==> flow/design.v <==
`timescale 1ns/1ps
module rotation #(
	parameter DSIZE		= 16
)(
	input				clock,
	input				rst_n,
	input [DSIZE-1:0]	idata,
	input [DSIZE-1:0]	comp,
	output[DSIZE-1:0]	odata,
	output				cmp_rel			 
);
reg [DSIZE-1:0]	data_reg;
always@(posedge clock,negedge rst_n)
	if(~rst_n)	data_reg	<= {DSIZE{1'b0}};
	else begin
		if(comp > idata)
				data_reg	<= idata;
		else	data_reg	<= idata - comp;
	end   
reg 			cmp_reg;
always@(posedge clock)
	cmp_reg		<= !(comp > idata);
assign	odata	= data_reg;
assign	cmp_rel	= cmp_reg;
endmodule
`timescale 1ns/1ps
module shift_add #(
	parameter	DSIZE	= 16,
	parameter	SNUM	= 0
)(
	input				clock	,
	input				en		,
	input [DSIZE-1:0]	X       ,
	input [DSIZE-1:0]	Y       ,
	output[DSIZE-1:0]	Z       
);
reg [DSIZE:0]		data;
always@(posedge clock)
	if(en)	data	<= X + (Y>>SNUM);
	else	data	<= X;
assign	Z = data[DSIZE]? {DSIZE{1'b1}} : data[DSIZE-1:0];
endmodule
`timescale 1ns/1ps
module shift_sub #(
	parameter	DSIZE	= 16,
	parameter	SNUM
)(
	input				clock	,
	input				en		,
	input [DSIZE-1:0]	X		,
	input [DSIZE-1:0]	Y		,
	output[DSIZE-1:0]	Z
);
reg [DSIZE:0]	data;
always@(posedge clock)
	if(en)	data	<= X - (Y>>SNUM);
	else	data	<= X;
assign	Z	= data[DSIZE]? {DSIZE{1'b0}} : data[DSIZE-1:0];
endmodule
`timescale 1ns/1ps
module collect_cos #(
	parameter		DSIZE	= 16,
	parameter		SEL		= 16
)(
	input				clock	,
	input				en		,
	input [DSIZE-1:0]	X		,
	output[DSIZE-1:0]	Y
);
localparam		CSIZE	= DSIZE;
localparam		COS_45_000		=  0.7071 * 2**CSIZE,      
                COS_26_565      =  0.8944 * 2**CSIZE,
                COS_14_036      =  0.9701 * 2**CSIZE,
                COS_7_1250      =  0.9923 * 2**CSIZE,
                COS_3_5763      =  0.9981 * 2**CSIZE,
                COS_1_7899      =  0.9995 * 2**CSIZE,
                COS_0_8952      =  0.9999 * 2**CSIZE,
                COS_0_4476      =  1.0000 * 2**CSIZE,
                COS_0_2238      =  1.0000 * 2**CSIZE,
                COS_0_1119      =  1.0000 * 2**CSIZE,
                COS_0_0560      =  1.0000 * 2**CSIZE,
                COS_0_0280      =  1.0000 * 2**CSIZE,
                COS_0_0140      =  1.0000 * 2**CSIZE,
                COS_0_0070      =  1.0000 * 2**CSIZE,
                COS_0_0035      =  1.0000 * 2**CSIZE,
                COS_0_0017      =  1.0000 * 2**CSIZE,
	            COS_0_0009	    =  1.0000 * 2**CSIZE;
wire [CSIZE:0]	cos_cf [16:0]	;
assign	cos_cf[ 0]	= COS_45_000		;
assign	cos_cf[ 1]	= COS_26_565		;
assign	cos_cf[ 2]	= COS_14_036		;
assign	cos_cf[ 3]	= COS_7_1250		;
assign	cos_cf[ 4]	= COS_3_5763		;
assign	cos_cf[ 5]	= COS_1_7899		;
assign	cos_cf[ 6]	= COS_0_8952		;
assign	cos_cf[ 7]	= COS_0_4476		;
assign	cos_cf[ 8]	= COS_0_2238		;
assign	cos_cf[ 9]	= COS_0_1119		;
assign	cos_cf[10]	= COS_0_0560		;
assign	cos_cf[11]	= COS_0_0280		;
assign	cos_cf[12]	= COS_0_0140		;
assign	cos_cf[13]	= COS_0_0070		;
assign	cos_cf[14]	= COS_0_0035		;
assign	cos_cf[15]	= COS_0_0017		;
assign	cos_cf[16]	= COS_0_0009		;
localparam [4:0]	SM = (SEL > 16)? 16 : SEL; 
reg [DSIZE+CSIZE-1:0]		mul_data;
always@(posedge clock)
	case(SM)
	5'd0	: mul_data	<= en? X * cos_cf[ 0]	: X << CSIZE ;
	5'd1    : mul_data	<= en? X * cos_cf[ 1]   : X << CSIZE ;
    5'd2    : mul_data	<= en? X * cos_cf[ 2]   : X << CSIZE ;
    5'd3    : mul_data	<= en? X * cos_cf[ 3]   : X << CSIZE ;
    5'd4    : mul_data	<= en? X * cos_cf[ 4]   : X << CSIZE ;
    5'd5    : mul_data	<= en? X * cos_cf[ 5]   : X << CSIZE ;
    5'd6    : mul_data	<= en? X * cos_cf[ 6]   : X << CSIZE ;
    5'd7    : mul_data	<= en? X * cos_cf[ 7]   : X << CSIZE ;
    5'd8    : mul_data	<= en? X * cos_cf[ 8]   : X << CSIZE ;
    5'd9    : mul_data	<= en? X * cos_cf[ 9]   : X << CSIZE ;
    5'd10   : mul_data	<= en? X * cos_cf[10]   : X << CSIZE ;
    5'd11   : mul_data	<= en? X * cos_cf[11]   : X << CSIZE ;
    5'd12   : mul_data	<= en? X * cos_cf[12]   : X << CSIZE ;
    5'd13   : mul_data	<= en? X * cos_cf[13]   : X << CSIZE ;
    5'd14   : mul_data	<= en? X * cos_cf[14]   : X << CSIZE ;
	5'd15   : mul_data	<= en? X * cos_cf[15]   : X << CSIZE ;
	5'd16   : mul_data	<= en? X * cos_cf[16]   : X << CSIZE ;  
	default : mul_data	<= X << DSIZE;
	endcase
assign	Y = mul_data[CSIZE+DSIZE-1-:DSIZE];
endmodule
`timescale 1ns/1ps
module sin_cos #(
	parameter	ASIZE	=	16,
	parameter	DSIZE	= 	16,
	parameter	RNUM	= 	16
)(
	input				clock 	,
	input [ASIZE-1:0]	angle   ,
	output[DSIZE-1:0]	cos		,
	output[DSIZE-1:0]	sin		
);
localparam	RSIZE	= (RNUM > 16)? 16 : RNUM;
localparam		Angle_45		= 45*2**     (1*ASIZE)	/90,			 
				Angle_26		= 26.5651*2**(1*ASIZE)	/90,       
				Angle_14		= 14.0362*2**(1*ASIZE)	/90,       
				Angle_7			= 7.1250*2** (1*ASIZE)	/90,        
				Angle_3			= 3.5763*2** (1*ASIZE)	/90,        
				Angle_1_7899	= 1.7899*2** (1*ASIZE)	/90,        
				Angle_0_8952	= 0.8952*2** (1*ASIZE)	/90,        
				Angle_0_4476	= 0.4476*2** (1*ASIZE)	/90,        
				Angle_0_2238	= 0.2238*2** (1*ASIZE)	/90,        
				Angle_0_1119	= 0.1119*2** (1*ASIZE)	/90,
				Angle_0_0560	= 0.0560*2** (1*ASIZE)	/90,
				Angle_0_0280	= 0.0280*2** (1*ASIZE)	/90,    	
                Angle_0_0140    = 0.0140*2** (1*ASIZE)	/90,
                Angle_0_0070    = 0.0070*2** (1*ASIZE)	/90,
                Angle_0_0035    = 0.0035*2** (1*ASIZE)	/90,
                Angle_0_0017    = 0.0017*2** (1*ASIZE)	/90,
                Angle_0_0009    = 0.0009*2** (1*ASIZE)	/90;
wire [ASIZE-1:0]	ANGLE [16:0];
assign	ANGLE [ 0]	= Angle_45				;    
assign	ANGLE [ 1]	= Angle_26	            ;
assign	ANGLE [ 2]	= Angle_14	            ;
assign	ANGLE [ 3]	= Angle_7		        ;
assign	ANGLE [ 4]	= Angle_3		        ;
assign	ANGLE [ 5]	= Angle_1_7899          ;
assign	ANGLE [ 6]	= Angle_0_8952          ;
assign	ANGLE [ 7]	= Angle_0_4476          ;
assign	ANGLE [ 8]	= Angle_0_2238          ;
assign	ANGLE [ 9]	= Angle_0_1119          ;
assign	ANGLE [10]	= Angle_0_0560          ;
assign	ANGLE [11]	= Angle_0_0280          ;
assign	ANGLE [12]	= Angle_0_0140          ;
assign	ANGLE [13]	= Angle_0_0070          ;
assign	ANGLE [14]	= Angle_0_0035          ;
assign	ANGLE [15]	= Angle_0_0017          ;
assign	ANGLE [16]	= Angle_0_0009          ;
wire[ASIZE-1:0]		angle_value	[RSIZE-1:0];
wire[ASIZE-1:0]		angle_rotate_result [RSIZE-1:0];	 
reg [RSIZE-1:0]		rotation_occure;
wire[RSIZE-1:0]		shift_en;			
assign	angle_value[0] = angle;
genvar II;
generate
for(II=0;II<RSIZE;II=II+1)begin:LOOP_BLOCK
rotation #(
	.DSIZE			(ASIZE)
)rotation_inst(
	.clock			(clock						),
	.rst_n          (1'b1						),
	.idata          (angle_value[II]			),
	.comp           (ANGLE[II]					),
	.odata          (angle_rotate_result[II]	),
	.cmp_rel		(shift_en[II]				)
);
if(II != (RSIZE-1))begin
assign	angle_value[II+1]	= angle_rotate_result[II];
end
end
endgenerate
wire[DSIZE:0]	xcoords_value 	[RSIZE-1:0];
wire[DSIZE:0]	ycoords_value	[RSIZE-1:0];
wire[DSIZE:0]	x_shift_result [RSIZE-1:0];
wire[DSIZE:0]	y_shift_result [RSIZE-1:0];
assign	xcoords_value[0]	= 1'b1<<DSIZE;
assign	ycoords_value[0]	= {DSIZE{1'b0}};
generate
for (II = 0;II<RSIZE;II=II+1)begin:SHIFT_BLOCK
shift_sub #(
	.DSIZE		(DSIZE+1		),
	.SNUM 		(II				)
)shift_sub_inst(
	.clock		(clock					),
	.en			(shift_en[II]           ),
	.X			(xcoords_value[II]          ),
	.Y			(ycoords_value[II]          ),
	.Z      	(x_shift_result[II]   )
);
shift_add #(
	.DSIZE		(DSIZE+1		),
	.SNUM 		(II				)
)shift_add_inst(
	.clock		(clock					),
	.en			(shift_en[II]           ),
	.X			(ycoords_value[II]          ),
	.Y			(xcoords_value[II]          ),
	.Z      	(y_shift_result[II]   )
);
if(II != (RSIZE-1))begin
assign	ycoords_value[II+1] = y_shift_result[II];
assign	xcoords_value[II+1]	= x_shift_result[II];
end
end
endgenerate
wire[DSIZE-1:0]		cos_coeff [RSIZE-1:0];
wire[DSIZE-1:0]		cos_coeff_result [RSIZE-1:0];
assign	cos_coeff[0]	= {DSIZE{1'b1}};
generate
for(II=0;II<RSIZE;II=II+1)begin:COS_COEFF_BLOCK
collect_cos #(
	.DSIZE			(DSIZE		),
	.SEL			(II			)
)collect_cos_inst(
	.clock			(clock					),
	.en				(shift_en[II]           ),
	.X				(cos_coeff[II]          ),
	.Y      		(cos_coeff_result[II]   )
);
if(II != (RSIZE-1))begin
assign	 cos_coeff[II+1] = cos_coeff_result[II];
end
end
endgenerate
reg [DSIZE+DSIZE:0]		X_reg,Y_reg;
always@(posedge clock)begin
	X_reg	<=  cos_coeff_result[RSIZE-1][DSIZE-1:0] *  x_shift_result[RSIZE-1][DSIZE-:(DSIZE+1)]; 
	Y_reg	<=  cos_coeff_result[RSIZE-1][DSIZE-1:0] *  y_shift_result[RSIZE-1][DSIZE-:(DSIZE+1)]; 
end
assign	cos	= X_reg[DSIZE+DSIZE-1-:DSIZE];
assign	sin	= Y_reg[DSIZE+DSIZE-1-:DSIZE];
endmodule
## From RTL to reports: sin_cos

What the tools print for sin_cos, step after step.
Line numbers count from 1 in the design file above.
Not given: n/a

| set-up | value |
|---|---|
| design top | sin_cos |
| clock | clock |
| standard-cell library | sky130hd |
| timing corner | tt_025C_1v80 |

## Elaborated design

Counts by Yosys on the flattened word-level netlist (proc, flatten, opt, wreduce). Print and check cells are left out. Cells with the same type and inputs are merged into one.

| operators by class | value |
|---|---|
| $add $sub $neg | 45 |
| order comparisons | 16 |
| multipliers | 8 |
| multiplexer cells | 83 |
| reduce/logical cells | 16 |

Operators by type and width:

| operator | count |
|---|---|
| 16-bit by 16-bit multiplier with 32-bit output (second input constant) | 5 |
| 17-bit two-way mux | 61 |
| 16-bit by 17-bit multiplier with 32-bit output | 2 |
| 16-bit by 13-bit multiplier with 29-bit output (second input constant) | 1 |
| 16-bit two-way mux | 15 |
| 32-bit two-way mux | 6 |
| 31-bit two-way mux | 1 |
| 17-bit by 10-bit adder with 18-bit output | 1 |
| 17-bit by 10-bit subtractor with 18-bit output | 1 |
| 17-bit by 11-bit adder with 18-bit output | 1 |
| 17-bit by 11-bit subtractor with 18-bit output | 1 |
| 17-bit by 12-bit adder with 18-bit output | 1 |
| 17-bit by 12-bit subtractor with 18-bit output | 1 |
| 17-bit by 13-bit adder with 18-bit output | 1 |
| 17-bit by 13-bit subtractor with 18-bit output | 1 |
| 17-bit by 14-bit adder with 18-bit output | 1 |
| 17-bit by 14-bit subtractor with 18-bit output | 1 |
| 17-bit by 15-bit adder with 18-bit output | 1 |
| 17-bit by 15-bit subtractor with 18-bit output | 1 |
| 17-bit by 16-bit subtractor with 18-bit output (first input constant) | 1 |
| 17-bit by 16-bit adder with 18-bit output (second input constant) | 1 |
| 17-bit by 2-bit adder with 18-bit output | 1 |
| 17-bit by 2-bit subtractor with 18-bit output | 1 |
| 17-bit by 3-bit adder with 18-bit output | 1 |
| 17-bit by 3-bit subtractor with 18-bit output | 1 |
| 17-bit by 4-bit adder with 18-bit output | 1 |
| 17-bit by 4-bit subtractor with 18-bit output | 1 |
| 17-bit by 5-bit adder with 18-bit output | 1 |

Not listed: further kinds 41, cells in them 56.

| word-level totals | value |
|---|---|
| elaborated cells | 278 |
| input port bits | 17 |
| bits in registers | 1152 |
| output and inout bits | 32 |

## Longest topological paths

Yosys ltp: most cells in a row. Word level: on the elaborated netlist, between registers, memories and ports. Mapped: between sequential cells and ports; inverters and the memories' decode and read muxes count.

| depth | value |
|---|---|
| depth after elaboration | 3 |
| ABC_AREA | 0 |
| gate-level depth with buffers | 26 |
| depth with buffers taken out | 23 |

## Mapped cells and area

Source: synth_stat.txt of the flow (Yosys; design flattened, memories mapped). It holds for the ABC_AREA given above (unset counts as 0); a run with the other value may have another netlist.
The area totals of this step are shown rounded.

Cells by type:

| type | count | area in all (um^2) |
|---|---|---|
| sky130_fd_sc_hd__dfxtp_1 | 970 | 1.94E+04 |
| sky130_fd_sc_hd__fa_1 | 919 | 1.84E+04 |
| sky130_fd_sc_hd__ha_1 | 916 | 1.15E+04 |
| sky130_fd_sc_hd__inv_1 | 1393 | 5.23E+03 |
| sky130_fd_sc_hd__xnor2_1 | 305 | 2.67E+03 |
| sky130_fd_sc_hd__nand2_1 | 607 | 2.28E+03 |
| sky130_fd_sc_hd__nor2_1 | 506 | 1.9E+03 |
| sky130_fd_sc_hd__xor2_1 | 191 | 1.67E+03 |
| sky130_fd_sc_hd__a21oi_1 | 317 | 1.59E+03 |
| sky130_fd_sc_hd__and2_1 | 249 | 1.56E+03 |
| sky130_fd_sc_hd__nor2b_1 | 218 | 1.36E+03 |
| sky130_fd_sc_hd__o21ai_0 | 236 | 1.18E+03 |
| sky130_fd_sc_hd__mux2_2 | 93 | 1.05E+03 |
| sky130_fd_sc_hd__a21o_1 | 128 | 960.922 |
| sky130_fd_sc_hd__nor3_1 | 169 | 845.811 |
| sky130_fd_sc_hd__or2_2 | 119 | 744.464 |
| sky130_fd_sc_hd__clkbuf_1 | 196 | 735.706 |
| sky130_fd_sc_hd__nand3_1 | 95 | 475.456 |

Other cell types: 81; their cells: 741.

| synthesis totals | value |
|---|---|
| standard cells after synthesis | 8368 |
| buffer cells | 213 |
| area of sequential cells | 19420 um^2 |
| mapped area | 79140 um^2 |
| flip-flop cells | 970 |

The figures by module come from a second, unflattened synthesis with its own total; it is not the netlist above.

| second synthesis, totals | value |
|---|---|
| cells (unflattened synthesis) | 13511 |
| area total of the unflattened synthesis | 123400 um^2 |

Each row is one instance without its submodules.

Modules:

| module | cells | instances | area (um^2) | sequential area (um^2) |
|---|---|---|---|---|
| rotation #(DSIZE=16) | 188 | 16 | 1620 | 420.4 |
| sin_cos | 1937 | 1 | 17450 | 640.6 |
| collect_cos | 642 | 1 | 6304 | 320.3 |
| collect_cos | 617 | 1 | 5816 | 320.3 |
| collect_cos | 549 | 1 | 5618 | 320.3 |
| collect_cos | 565 | 1 | 5336 | 320.3 |
| collect_cos | 572 | 1 | 5271 | 320.3 |
| collect_cos | 525 | 1 | 4866 | 320.3 |
| collect_cos | 454 | 1 | 4255 | 320.3 |
| shift_sub | 211 | 1 | 1699 | 360.3 |
| shift_sub | 201 | 1 | 1638 | 360.3 |
| shift_add | 196 | 1 | 1594 | 360.3 |
| shift_add | 192 | 1 | 1590 | 360.3 |
| shift_sub | 197 | 1 | 1538 | 360.3 |

Modules not listed: 36.

## Timing after synthesis

Source: OpenSTA report_checks on the synthesized netlist (no wires, ideal clock, input and output delay 20% of the period each), path of least setup slack; recovery checks are left aside. Register names are those of the netlist, which keeps one name where synthesis merged equal registers.

| path post-synthesis | value |
|---|---|
| path type | reg-to-reg |
| start | register SHIFT_BLOCK[15].shift_add_inst.data[17] |
| end | register Y_reg[29] |
| launch time at the first pin | 0.000 ns |
| required time | 6.381 ns |
| period | 6.5 ns |
| buffers on the path | 4 |
| arrival | 6.490 ns |
| stages on the path | 25 |
| setup slack | -0.109 ns |
| path delay | 6.609 ns |
| library setup time | 0.119 ns |
| synthesis period reached | 6.609 ns |

"path delay" is the arrival time less input delay plus setup time.
"stages on the path": output pins that drive a net of the path, with the launching flip-flop's if there is one; two outputs of one cell count as two.
"synthesis period reached" = period - worst setup slack (recovery checks aside). The figure is calculated, with input and output delays left at 20% of the set period.
The rows between start and end are the longest chain of elaborated cells between them; the timing report does not say that the signal goes this way. Where chains are equally long, one stands for them.
A line is the first line of the expression or statement that the cell stems from. Yosys adds cells for indexed reads and writes and turns some case tables into memories.

| on the way, post-synthesis | value |
|---|---|
| path through | sky130_fd_sc_hd__dfxtp_1 > sky130_fd_sc_hd__clkbuf_1 > sky130_fd_sc_hd__clkbuf_1 > sky130_fd_sc_hd__or2_2 > sky130_fd_sc_hd__clkbuf_1 > sky130_fd_sc_hd__clkbuf_1 > sky130_fd_sc_hd__nand2_1 > sky130_fd_sc_hd__fa_1 > sky130_fd_sc_hd__fa_1 > sky130_fd_sc_hd__fa_1 > sky130_fd_sc_hd__fa_1 > sky130_fd_sc_hd__inv_1 > sky130_fd_sc_hd__fa_1 > sky130_fd_sc_hd__inv_1 > sky130_fd_sc_hd__fa_1 > sky130_fd_sc_hd__inv_1 > sky130_fd_sc_hd__ha_1 > sky130_fd_sc_hd__nand2_1 > sky130_fd_sc_hd__or4b_2 > sky130_fd_sc_hd__a211oi_1 > sky130_fd_sc_hd__or4b_1 > sky130_fd_sc_hd__a31oi_1 > sky130_fd_sc_hd__o21ai_1 > sky130_fd_sc_hd__a21oi_1 > sky130_fd_sc_hd__xnor2_1 |
| length of the longest elaborated chain | 2 |
| elaborated cells on any way between the ends | 2 |
| source lines of those cells | 2 |
| those cells by class | mul (1); mux (1) |

RTL lines, path post-synthesis:

| item | RTL line | RTL |
|---|---|---|
| from (decl) | 37 | `reg [DSIZE:0] data;` |
| from (assign) | 39 | `if(en) data <= X + (Y>>SNUM);` |
| from (assign) | 40 | `else data <= X;` |
| 17-bit two-way mux | 41 | `assign Z = data[DSIZE]? {DSIZE{1'b1}} : data[DSIZE-1:0];` |
| 16-bit by 17-bit multiplier with 32-bit output | 257 | `Y_reg <= cos_coeff_result[RSIZE-1][DSIZE-1:0] * y_shift_result[RSIZE-1][DSIZE-:(DSIZE+1)];` |
| to (assign) | 257 |  |

## Timing after layout

From the final timing report of run 1: the path of least setup slack in the routed layout; clock arrival at registers is part of the times.

| path after layout | value |
|---|---|
| path type | reg-to-reg |
| start | register SHIFT_BLOCK[15].shift_add_inst.data[17] |
| end | register Y_reg[29] |
| library setup time | 0.09 ns |
| stages on the path | 24 |
| launch time at the first pin | 0.74 ns |
| required time | 7.15 ns |
| period | 6.5 ns |
| setup slack | 0.00 ns |
| arrival | 7.15 ns |
| buffers on the path | 3 |

The rows between start and end are the longest chain of elaborated cells between them; the timing report does not say that the signal goes this way. Where chains are equally long, one stands for them.

| on the way, after layout | value |
|---|---|
| path through | sky130_fd_sc_hd__dfxtp_4 > sky130_fd_sc_hd__buf_8 > sky130_fd_sc_hd__clkbuf_16 > sky130_fd_sc_hd__or2_4 > sky130_fd_sc_hd__clkbuf_8 > sky130_fd_sc_hd__nand2_1 > sky130_fd_sc_hd__fa_1 > sky130_fd_sc_hd__fa_1 > sky130_fd_sc_hd__fa_1 > sky130_fd_sc_hd__inv_1 > sky130_fd_sc_hd__fa_1 > sky130_fd_sc_hd__fa_1 > sky130_fd_sc_hd__inv_1 > sky130_fd_sc_hd__fa_1 > sky130_fd_sc_hd__inv_1 > sky130_fd_sc_hd__ha_1 > sky130_fd_sc_hd__nand2_4 > sky130_fd_sc_hd__or4b_4 > sky130_fd_sc_hd__a211oi_4 > sky130_fd_sc_hd__or4b_4 > sky130_fd_sc_hd__a31oi_4 > sky130_fd_sc_hd__o21ai_4 > sky130_fd_sc_hd__a21oi_2 > sky130_fd_sc_hd__xnor2_2 |
| length of the longest elaborated chain | 2 |
| elaborated cells on any way between the ends | 2 |
| source lines of those cells | 2 |
| those cells by class | mul (1); mux (1) |

RTL lines, path after layout:

| item | RTL line | RTL |
|---|---|---|
| from (decl) | 37 | `reg [DSIZE:0] data;` |
| from (assign) | 39 | `if(en) data <= X + (Y>>SNUM);` |
| from (assign) | 40 | `else data <= X;` |
| 17-bit two-way mux | 41 | `assign Z = data[DSIZE]? {DSIZE{1'b1}} : data[DSIZE-1:0];` |
| 16-bit by 17-bit multiplier with 32-bit output | 257 | `Y_reg <= cos_coeff_result[RSIZE-1][DSIZE-1:0] * y_shift_result[RSIZE-1][DSIZE-:(DSIZE+1)];` |
| to (assign) | 257 |  |

Subject: sin_cos on sky130hd, stored results

Hello all,

Module sin_cos, platform sky130hd: 3 stored runs of the flow (Yosys, OpenROAD) with differing settings, in no particular order. Input and output delays are each 20% of the period that was set; the output load is 0.01 pF.
"time on the worst setup path": the worst setup path's part of the clock period (all of it between registers, 20% less for each end at a port) less its slack. A launch clock that arrives late makes it longer, a capture clock that arrives late makes it shorter.
The results are shown rounded.
A setting shown as -- is not set for that run.

| run | CELL_PAD_IN_SITES_GLOBAL_PLACEMENT | CORE_MARGIN | CORE_UTILIZATION | CTS_CLUSTER_DIAMETER | GPL_ROUTABILITY_DRIVEN | GPL_TIMING_DRIVEN | PLACE_DENSITY_LB_ADDON | period_ns | CAP_MARGIN | SLEW_MARGIN | CORE_ASPECT_RATIO | CTS_CLUSTER_SIZE | PLACE_DENSITY | SETUP_SLACK_MARGIN | ABC_AREA | time on the worst setup path (ns) | class of the worst setup path | worst hold slack (ns) | total negative slack on setup checks (ns) | utilization (%) | die area (um^2) | post-synthesis cell area (um^2) | worst setup slack after layout (ns) |
|---|---|---|---|---|---|---|---|---|---|---|---|---|---|---|---|---|---|---|---|---|---|---|---|
| run 1 | 1 | 9 | 40 | 295 | 0 | 0 | 0.25 | 6.5 | 20 | 20 | -- | -- | -- | -- | -- | 6.50 | reg-to-reg | 0.306 | 0.000 | 45.2 | 214200 | 79140 | 0.001 |
| run 2 | 1 | 2 | 41 | 112 | 1 | 0 | -- | 9.55 | 20 | 20 | 0.59 | 67 | 0.38 | 1.45 | -- | 7.75 | reg-to-reg | 0.276 | 0.000 | 44.2 | 196700 | 79140 | 1.802 |
| run 3 | -- | 2 | 40 | 27 | 0 | -- | -- | 6.5 | 20 | 40 | 0.75 | -- | -- | -- | 1 | 6.19 | reg-to-reg | 0.253 | 0.000 | 45.3 | 220300 | 86620 | 0.311 |

Thanks
